==> flow/design.v <==
module baud_gen #(
    parameter DIV_WIDTH = 20
)(
    input  wire                 clk,
    input  wire                 rst_n,
    input  wire [DIV_WIDTH-1:0] divisor,
    output reg                  tick_16x
);
    reg [DIV_WIDTH-1:0] counter;
    always @(posedge clk or negedge rst_n) begin
        if (!rst_n) begin
            counter  <= 0;
            tick_16x <= 0;
        end else begin
            if (divisor <= 1) begin
                tick_16x <= 1'b0;
                counter  <= 0;
            end
            else if (counter == divisor - 1) begin
                tick_16x <= 1'b1;
                counter  <= 0;
            end 
            else begin
                tick_16x <= 1'b0;
                counter  <= counter + 1;
            end
        end
    end
endmodule
module sync_fifo #(
    parameter DATA_WIDTH = 8,
    parameter DEPTH      = 16
)(
    input  wire                  clk,
    input  wire                  rst_n,
    input  wire                  wr_en,
    input  wire [DATA_WIDTH-1:0] din,
    input  wire                  rd_en,
    output wire [DATA_WIDTH-1:0] dout,  
    output wire                  full,
    output wire                  empty
);
    localparam PTR_WIDTH = $clog2(DEPTH);
    reg [DATA_WIDTH-1:0] mem [0:DEPTH-1];
    reg [PTR_WIDTH:0]    count;
    reg [PTR_WIDTH-1:0]  wr_ptr, rd_ptr;
    assign dout  = mem[rd_ptr];
    assign full  = (count == DEPTH);
    assign empty = (count == 0);
    always @(posedge clk or negedge rst_n) begin
        if (!rst_n) begin
            count  <= 0;
            wr_ptr <= 0;
            rd_ptr <= 0;
        end else begin
            case ({wr_en && !full, rd_en && !empty})
                2'b10: begin  
                    mem[wr_ptr] <= din;
                    wr_ptr      <= (wr_ptr == DEPTH-1) ? 0 : wr_ptr + 1;
                    count       <= count + 1;
                end
                2'b01: begin  
                    rd_ptr      <= (rd_ptr == DEPTH-1) ? 0 : rd_ptr + 1;
                    count       <= count - 1;
                end
                2'b11: begin  
                    mem[wr_ptr] <= din;
                    wr_ptr      <= (wr_ptr == DEPTH-1) ? 0 : wr_ptr + 1;
                    rd_ptr      <= (rd_ptr == DEPTH-1) ? 0 : rd_ptr + 1;
                end
                default: ; 
            endcase
        end
    end
endmodule
module uart_tx (
    input  wire       clk,
    input  wire       rst_n,
    input  wire       tx_start,     
    input  wire [7:0] din,          
    input  wire       s_tick,
    output reg        tx_busy,     
    output reg        tx
);
    localparam [1:0] IDLE=0, START=1, DATA=2, STOP=3;
    reg [1:0] state, next_state;
    reg [3:0] s_count;
    reg [2:0] n_count;
    reg [7:0] tx_reg;
    always @(posedge clk or negedge rst_n) begin
        if (!rst_n) begin
            state   <= IDLE;
            s_count <= 0;
            n_count <= 0;
            tx_reg  <= 0;
            tx      <= 1'b1;
        end else begin
            state <= next_state;
            case (state)
                IDLE: begin
                    tx <= 1'b1;
                    if (tx_start) begin
                        tx_reg  <= din;
                        s_count <= 0;
                    end
                end
                START: begin
                    tx <= 1'b0;
                    n_count <= 0; 
                    if (s_tick) s_count <= (s_count == 15) ? 0 : s_count + 1;
                end
                DATA: begin
                    tx <= tx_reg[0];  
                    if (s_tick) begin
                        if (s_count == 15) begin
                            s_count <= 0;
                            tx_reg  <= tx_reg >> 1;
                            if (n_count < 7) n_count <= n_count + 1;
                        end else s_count <= s_count + 1;
                    end
                end
                STOP: begin
                    tx <= 1'b1;
                    if (s_tick) begin
                        if (s_count == 15) s_count <= 0;
                        else s_count <= s_count + 1;
                    end
                end
            endcase
        end
    end
    always @(*) begin
        next_state = state;
        tx_busy    = 1'b1; 
        case (state)
            IDLE: begin
                tx_busy = 1'b0; 
                if (tx_start) next_state = START;
            end
            START: if (s_tick && s_count == 15) next_state = DATA;
            DATA:  if (s_tick && s_count == 15 && n_count == 7) next_state = STOP;
            STOP:  if (s_tick && s_count == 15) next_state = IDLE;
        endcase
    end
endmodule
module uart_rx (
    input  wire       clk,
    input  wire       rst_n,
    input  wire       rx,          
    input  wire       s_tick,
    output reg  [7:0] dout,
    output reg        rx_done_tick
);
    localparam [1:0] IDLE=0, START=1, DATA=2, STOP=3;
    reg [1:0] state, next_state;
    reg [3:0] s_count;
    reg [2:0] n_count;
    reg [7:0] rx_reg;
    always @(posedge clk or negedge rst_n) begin
        if (!rst_n) begin
            state   <= IDLE;
            s_count <= 0;
            n_count <= 0;
            rx_reg  <= 0;
            dout    <= 0;
            rx_done_tick <= 0;
        end else begin
            state <= next_state;
            rx_done_tick <= 1'b0;
            case (state)
                IDLE: if (~rx) s_count <= 0;
                START: begin
                    n_count <= 0;  
                    if (s_tick) s_count <= (s_count == 7) ? 0 : s_count + 1;
                end
                DATA: if (s_tick) begin
                    if (s_count == 15) begin
                        s_count <= 0;
                        rx_reg <= {rx, rx_reg[7:1]};
                        if (n_count < 7) n_count <= n_count + 1;
                    end else s_count <= s_count + 1;
                end
                STOP: if (s_tick) begin
                    if (s_count == 15) begin
                         rx_done_tick <= 1'b1;
                         dout <= rx_reg;
                         s_count <= 0;
                    end else s_count <= s_count + 1;
                end
            endcase
        end
    end
    always @(*) begin
        next_state = state;
        case (state)
            IDLE:  if (~rx) next_state = START;
            START: if (s_tick && s_count == 7) next_state = (~rx) ? DATA : IDLE;
            DATA:  if (s_tick && s_count == 15 && n_count == 7) next_state = STOP;
            STOP:  if (s_tick && s_count == 15) next_state = IDLE;
        endcase
    end
endmodule
    module apb_uart (
    input  wire        pclk,
    input  wire        presetn,
    input  wire [31:0] paddr,
    input  wire        psel,
    input  wire        penable,
    input  wire        pwrite,
    input  wire [31:0] pwdata,
    output reg  [31:0] prdata,
    output wire        pready,
    output wire        pslverr,
    output wire        tx_o,
    input  wire        rx_i
);
    initial begin
        if (16 < 2) $error("FIFO DEPTH must be >= 2");
    end
    wire rst_n = presetn; 
    assign pready  = 1'b1;   
    assign pslverr = 1'b0;
    reg rx_sync1, rx_sync2;
    always @(posedge pclk or negedge rst_n) begin
        if (!rst_n) begin
            rx_sync1 <= 1'b1;
            rx_sync2 <= 1'b1;
        end else begin
            rx_sync1 <= rx_i;
            rx_sync2 <= rx_sync1; 
        end
    end
    reg  [19:0] baud_divisor;
    wire        s_tick;
    wire [7:0]  tx_fifo_out, rx_fifo_out, rx_data_raw;
    wire        tx_full, tx_empty, rx_full, rx_empty;
    wire        rx_done_tick;
    wire        uart_tx_busy;
    reg         tx_fifo_rd_en;
    reg         uart_tx_start;
    reg  [7:0]  uart_tx_data_latched;
    wire wr_en = psel & penable & pwrite;
    wire rd_en = psel & penable & ~pwrite;
    wire [3:0] addr = paddr[3:0];
    localparam [1:0] S_TX_IDLE = 0, S_TX_POP = 1, S_TX_START = 2;
    reg [1:0] tx_fsm_state;
    always @(posedge pclk or negedge rst_n) begin
        if (!rst_n) begin
            tx_fsm_state   <= S_TX_IDLE;
            tx_fifo_rd_en  <= 0;
            uart_tx_start  <= 0;
            uart_tx_data_latched <= 0;
        end else begin
            tx_fifo_rd_en <= 0;
            uart_tx_start <= 0;
            case (tx_fsm_state)
                S_TX_IDLE: begin
                    if (!tx_empty && !uart_tx_busy && !uart_tx_start) begin  
                        tx_fifo_rd_en <= 1; 
                        uart_tx_data_latched <= tx_fifo_out;
                        tx_fsm_state <= S_TX_START;
                    end
                end
                S_TX_START: begin
                    uart_tx_start <= 1; 
                    tx_fsm_state  <= S_TX_IDLE;
                end
                default: tx_fsm_state <= S_TX_IDLE;
            endcase
        end
    end
    always @(posedge pclk or negedge rst_n) begin
        if (!rst_n) baud_divisor <= 20'd325;
        else if (wr_en && addr == 4'h08) baud_divisor <= pwdata[19:0];
    end
    always @(*) begin
        prdata = 32'b0;
        case (addr)
            4'h00: prdata = {24'b0, rx_fifo_out}; 
            4'h04: prdata = {30'b0, rx_empty, tx_full};
            4'h08: prdata = {12'b0, baud_divisor};
            default: prdata = 32'b0;
        endcase
    end
    baud_gen #(.DIV_WIDTH(20)) u_baud (
        .clk(pclk), .rst_n(rst_n),
        .divisor(baud_divisor), .tick_16x(s_tick)
    );
    sync_fifo #(.DATA_WIDTH(8), .DEPTH(16)) u_tx_fifo (
        .clk(pclk), .rst_n(rst_n),
        .wr_en(wr_en && (addr == 4'h00)),
        .din(pwdata[7:0]),
        .rd_en(tx_fifo_rd_en), 
        .dout(tx_fifo_out), 
        .full(tx_full), .empty(tx_empty)
    );
    uart_tx u_tx (
        .clk(pclk), .rst_n(rst_n),
        .tx_start(uart_tx_start),
        .din(uart_tx_data_latched),
        .s_tick(s_tick),
        .tx_busy(uart_tx_busy),
        .tx(tx_o)
    );
    sync_fifo #(.DATA_WIDTH(8), .DEPTH(16)) u_rx_fifo (
        .clk(pclk), .rst_n(rst_n),
        .wr_en(rx_done_tick),
        .din(rx_data_raw),
        .rd_en(rd_en && (addr == 4'h00)),
        .dout(rx_fifo_out),
        .full(rx_full), .empty(rx_empty)
    );
    uart_rx u_rx (
        .clk(pclk), .rst_n(rst_n),
        .rx(rx_sync2), 
        .s_tick(s_tick),
        .dout(rx_data_raw),
        .rx_done_tick(rx_done_tick)
    );
endmodule
# Step by step through the tools: apb_uart
# What the tools print for apb_uart, step after step.
# Line numbers count from 1 in the design file above.
# Library cell names are shortened.
# A cell with - has no value.
# setup
top	apb_uart
clock	pclk
library	sky130hd
corner	tt_025C_1v80

# After elaboration
# Counts by Yosys on the flattened word-level netlist (proc, flatten, opt, wreduce). Print and check cells are left out.
# bits
ff_bits	381
latchBits	0
ram_bits	0
romBits	0
clocked_rd_ports_x_width	0
n_memories	0
inputBits	70
output_inout_bits	35
word_cells	430
# op_classes
addsub	14
mul	0
div_mod_pow	0
compare	3
equal	134
shift	0
n_mux	126
n_logic	4
reduce_and_logical	91
# ops
op	count
two-way mux 8 bit	67
parallel mux 8 bit (select 16 bit)	2
== test 4 bit with constant B	35
AND reduction 3 bit	34
!= test 2 x 1 -> 1 bit with constant B	44
== test 4 x 3 -> 1 bit with constant B	18
two-way mux 4 bit	18
parallel mux 20 bit (select 3 bit)	1
two-way mux 20 bit	2
== test 20 x 32 -> 1 bit	1
== test 4 x 2 -> 1 bit with constant B	8
AND reduction 4 bit	7
adder 4 x 1 -> 4 bit with constant B	6
parallel mux 4 bit (select 3 bit)	2
two-way mux 2 bit	11
subtractor 20 x 1 -> 21 bit with constant B	1
adder 20 x 1 -> 20 bit with constant B	1
less-or-equal comparator 20 x 1 -> 1 bit with constant B	1
logical NOT 4 bit	5
parallel mux 5 bit (select 2 bit)	2
== test 2 bit with constant B	9
nonzero test 2 bit	9
two-way mux 3 bit	6
== test 4 x 1 -> 1 bit with constant B	4
parallel mux 8 bit (select 2 bit)	1
parallel mux 2 bit (select 4 bit)	2
logical AND 1 bit	14
!= test 2 bit with constant B	7
# Other operator kinds: 20; their cells: 54.

# Logic depth
# Yosys ltp: most cells in a row. Word level: on the elaborated netlist, between registers, memories and ports. Mapped: between sequential cells and ports; inverters and the memories' decode and read muxes count.
# depth
ltp_word	8
ABC_AREA	0
ltp_mapped	13
mapped_depth_nobuf	13

# Synthesis result
# Yosys stat after the flow's synthesis: flattened, memories mapped to cells. It holds for the ABC_AREA given above (unset counts as 0); a run with the other value may have another netlist.
# The area totals of this step are shown rounded.
# mapped
stdcells	1340
synth_area_mm2	0.017
ff_cells	384
buf_cells	86
# types
cell_type	count
edfxtp_1	256
dfrtp_1	118
mux2_2	46
ha_1	37
nand2_1	123
o21ai_0	66
a21oi_1	63
nor2_1	71
a22oi_1	35
dfstp_2	10
xnor2_1	30
nand3_1	43
clkbuf_1	51
xor2_1	21
a222oi_1	18
nor3_1	29
inv_1	38
a221oi_1	16
# Other cell types: 59; their cells: 269.
# By module: a second synthesis without flattening, with its own total; a netlist apart from the flattened one above.
# unflattened
hier_cells	1325
area_unflattened_mm2	0.017
# Rows give one instance, submodules left out.
# modules
mod	n_inst	cells	area_mm2
sync_fifo	2	402	0.0059
baud_gen (DIV_WIDTH=20)	1	193	0.0017
apb_uart	1	116	0.0017
uart_rx	1	99	0.0012
uart_tx	1	113	0.0011

# Worst setup path after synthesis
# Source: OpenSTA report_checks on the synthesized netlist (no wires, ideal clock, input and output delay 20% of the period each), path of least setup slack; recovery checks are left aside. Register names are those of the netlist, which keeps one name where synthesis merged equal registers.
# synth_path
path_kind	input to register
startpoint	input paddr[1]
endpoint	register u_rx_fifo.mem[2][0]
tclk_ps	6000
input_delay_ps	1200
arrival_time_ps	3649
setup_slack_ps	1967
path_delay_ps	2832
path_stages	8
synth_period_reached_ps	4033
# "path_delay_ps" is the arrival time less input delay plus setup time.
# "path_stages": output pins that drive a net of the path, with the launching flip-flop's if there is one; two outputs of one cell count as two.
# "synth_period_reached_ps" = period - worst setup slack (recovery checks aside). The figure is calculated, with input and output delays left at 20% of the set period.
# Between the ends stands the longest chain of elaborated cells between them, by number of cells; it is not shown to be the way that was timed. Of several equally long chains one is given.
# A line is the first line of the expression or statement that the cell stems from. Yosys adds cells for indexed reads and writes and turns some case tables into memories.
# Only ways into the end's enable, where the timed path ends, are counted here.
# synth_via
path_cell_list	nor2_1 > nand2_1 > nor4_1 > ha_1 > or2_2 > buf_1 > nand3_1 > nor3_1
elab_chain_len	7
# synth_rtl
item	line_no	rtl
from (decl)	206	input  wire [31:0] paddr,
logical NOT 4 bit	309	.rd_en(rd_en && (addr == 4'h00)),
logical AND 1 bit	309
logical AND 1 bit	56	case ({wr_en && !full, rd_en && !empty})
== test 2 bit	56
OR reduction 2 bit	-
!= test 2 x 1 -> 1 bit	-
AND reduction 3 bit	-
to (assign)	58	mem[wr_ptr] <= din;
to (assign)	67	mem[wr_ptr] <= din;
to (decl)	44	reg [DATA_WIDTH-1:0] mem [0:DEPTH-1];

# Worst path after layout
# Path of least setup slack in the final report of flow run B (OpenROAD, finished layout, wires in). Where an end is a register, its clock arrival counts in the times.
# The report prints the path's times to 10 ps; the period is as set.
# layout_path
path_kind	register to output
startpoint	register u_rx_fifo.rd_ptr[1]
endpoint	output prdata[1]
tclk_ps	4200
out_delay_ps	840
arrival_time_ps	3240
setup_slack_ps	120
path_stages	10
# Between the ends stands the longest chain of elaborated cells between them, by number of cells; it is not shown to be the way that was timed. Of several equally long chains one is given.
# At most two assigning lines are given for a register; there are more.
# layout_via
path_cell_list	dfrtp_1 > inv_1 > ha_4 > buf_4 > a22o_1 > a221oi_1 > a21oi_1 > o221ai_1 > o31ai_1 > clkdlybuf4s50_1
elab_chain_len	3
# layout_rtl
item	line_no	rtl
from (decl)	46	reg [PTR_WIDTH-1:0]  wr_ptr, rd_ptr;
from (assign)	63	rd_ptr      <= (rd_ptr == DEPTH-1) ? 0 : rd_ptr + 1;
from (assign)	69	rd_ptr      <= (rd_ptr == DEPTH-1) ? 0 : rd_ptr + 1;
== test 4 bit	47	assign dout  = mem[rd_ptr];
parallel mux 8 bit (select 16 bit)	47
parallel mux 20 bit (select 3 bit)	278	case (addr)
to (decl)	211	output reg  [31:0] prdata,

Ticket comment

Settings and measured results of 4 stored flow runs for module apb_uart (sky130hd), not sorted in any way. The constraints put input and output delay at 20% of the set period each and load the outputs with 0.01 pF.
"worstPathTime_ps" = time allowed to the worst setup path (clock period - input delay - output delay, where it has them) - its slack; a late launch clock adds to it, a late capture clock takes from it.
"design_power_uw": no workload was simulated; the value follows from the tool's default switching activity.
"worstPathTime_ps" is known to 10 ps.
The measured numbers are rounded.

Flow run A, flow files:
==> flow/run.sh <==
#!/bin/bash
# the make line also repeats the synthesis and layout settings of config.mk as NAME=value (left out here)
make -C /OpenROAD-flow-scripts/flow DESIGN_CONFIG=/design/flow/config.mk WORK_HOME=/design/flow/orfs CLKGATE_MAP_FILE= finish
==> flow/config.mk <==
export PLATFORM = sky130hd
export DESIGN_NAME = apb_uart
export DESIGN_NICKNAME = apb_uart
export VERILOG_FILES = /design/flow/design.v
export SDC_FILE = /design/flow/constraint.sdc
export NUM_CORES = 4
export LEC_CHECK = 0
export CAP_MARGIN = 15
export CELL_PAD_IN_SITES_DETAIL_PLACEMENT = 1
export CELL_PAD_IN_SITES_GLOBAL_PLACEMENT = 1
export CORE_ASPECT_RATIO = 1.47
export CORE_MARGIN = 2
export CORE_UTILIZATION = 63
export GPL_ROUTABILITY_DRIVEN = 1
export GPL_TIMING_DRIVEN = 0
export MIN_ROUTING_LAYER = met2
export PLACE_DENSITY_LB_ADDON = 0.09
export SETUP_SLACK_MARGIN = 1.22
export SLEW_MARGIN = 20
export TNS_END_PERCENT = 85
==> flow/constraint.sdc <==
create_clock -name core_clock -period 4.29 [get_ports {pclk}]
set_input_delay 0.8580 -clock core_clock [delete_from_list [all_inputs] [get_ports {pclk}]]
set_output_delay 0.8580 -clock core_clock [all_outputs]
set_load 0.01 [all_outputs]

Flow run A: no final report: routing broke off with GRT-0232

Flow run B, flow files:
==> flow/run.sh <==
#!/bin/bash
# the make line also repeats the synthesis and layout settings of config.mk as NAME=value (left out here)
make -C /OpenROAD-flow-scripts/flow DESIGN_CONFIG=/design/flow/config.mk WORK_HOME=/design/flow/orfs CLKGATE_MAP_FILE= finish
==> flow/config.mk <==
export PLATFORM = sky130hd
export DESIGN_NAME = apb_uart
export DESIGN_NICKNAME = apb_uart
export VERILOG_FILES = /design/flow/design.v
export SDC_FILE = /design/flow/constraint.sdc
export NUM_CORES = 4
export LEC_CHECK = 0
export CAP_MARGIN = 20
export CELL_PAD_IN_SITES_DETAIL_PLACEMENT = 1
export CORE_MARGIN = 2
export CORE_UTILIZATION = 40
export HOLD_SLACK_MARGIN = 0.08
export PLACE_DENSITY = 0.52
export SLEW_MARGIN = 35
==> flow/constraint.sdc <==
create_clock -name core_clock -period 4.2 [get_ports {pclk}]
set_input_delay 0.8400 -clock core_clock [delete_from_list [all_inputs] [get_ports {pclk}]]
set_output_delay 0.8400 -clock core_clock [all_outputs]
set_load 0.01 [all_outputs]

==> results of flow run B, as CSV <==
result,value
finalCellArea_mm2,0.02
worstSetupSlack_ps,120
util_frac,0.47
design_power_uw,10000
die_area_mm2,0.045
synth_chip_area_mm2,0.017
worstPathTime_ps,3240
path_kind,"register to output"
setupTns_ps,0

Flow run C, flow files:
==> flow/run.sh <==
#!/bin/bash
# the make line also repeats the synthesis and layout settings of config.mk as NAME=value (left out here)
make -C /OpenROAD-flow-scripts/flow DESIGN_CONFIG=/design/flow/config.mk WORK_HOME=/design/flow/orfs CLKGATE_MAP_FILE= finish
==> flow/config.mk <==
export PLATFORM = sky130hd
export DESIGN_NAME = apb_uart
export DESIGN_NICKNAME = apb_uart
export VERILOG_FILES = /design/flow/design.v
export SDC_FILE = /design/flow/constraint.sdc
export NUM_CORES = 4
export LEC_CHECK = 0
export CAP_MARGIN = 20
export CORE_MARGIN = 2
export CORE_UTILIZATION = 22
export PLACE_DENSITY_LB_ADDON = 0.14
export SLEW_MARGIN = 20
==> flow/constraint.sdc <==
create_clock -name core_clock -period 6.0 [get_ports {pclk}]
set_input_delay 1.2000 -clock core_clock [delete_from_list [all_inputs] [get_ports {pclk}]]
set_output_delay 1.2000 -clock core_clock [all_outputs]
set_load 0.01 [all_outputs]

==> results of flow run C, as CSV <==
result,value
finalCellArea_mm2,0.02
worstSetupSlack_ps,620
util_frac,0.26
design_power_uw,7100
die_area_mm2,0.08
synth_chip_area_mm2,0.017
worstPathTime_ps,4180
path_kind,"register to output"
setupTns_ps,0

Flow run D, flow files:
==> flow/run.sh <==
#!/bin/bash
# the make line also repeats the synthesis and layout settings of config.mk as NAME=value (left out here)
make -C /OpenROAD-flow-scripts/flow DESIGN_CONFIG=/design/flow/config.mk WORK_HOME=/design/flow/orfs CLKGATE_MAP_FILE= finish
==> flow/config.mk <==
export PLATFORM = sky130hd
export DESIGN_NAME = apb_uart
export DESIGN_NICKNAME = apb_uart
export VERILOG_FILES = /design/flow/design.v
export SDC_FILE = /design/flow/constraint.sdc
export NUM_CORES = 4
export LEC_CHECK = 0
export CAP_MARGIN = 20
export CELL_PAD_IN_SITES_GLOBAL_PLACEMENT = 0
export CORE_ASPECT_RATIO = 1.53
export CORE_MARGIN = 2
export CORE_UTILIZATION = 50
export GPL_ROUTABILITY_DRIVEN = 0
export GPL_TIMING_DRIVEN = 1
export MIN_ROUTING_LAYER = met1
export PLACE_DENSITY = 0.53
export SETUP_SLACK_MARGIN = 0.02
export SLEW_MARGIN = 20
==> flow/constraint.sdc <==
create_clock -name core_clock -period 2.93 [get_ports {pclk}]
set_input_delay 0.5860 -clock core_clock [delete_from_list [all_inputs] [get_ports {pclk}]]
set_output_delay 0.5860 -clock core_clock [all_outputs]
set_load 0.01 [all_outputs]

==> results of flow run D, as CSV <==
result,value
finalCellArea_mm2,0.021
worstSetupSlack_ps,-460
util_frac,0.63
design_power_uw,14000
die_area_mm2,0.036
synth_chip_area_mm2,0.017
worstPathTime_ps,2810
path_kind,"register to output"
setupTns_ps,-2800
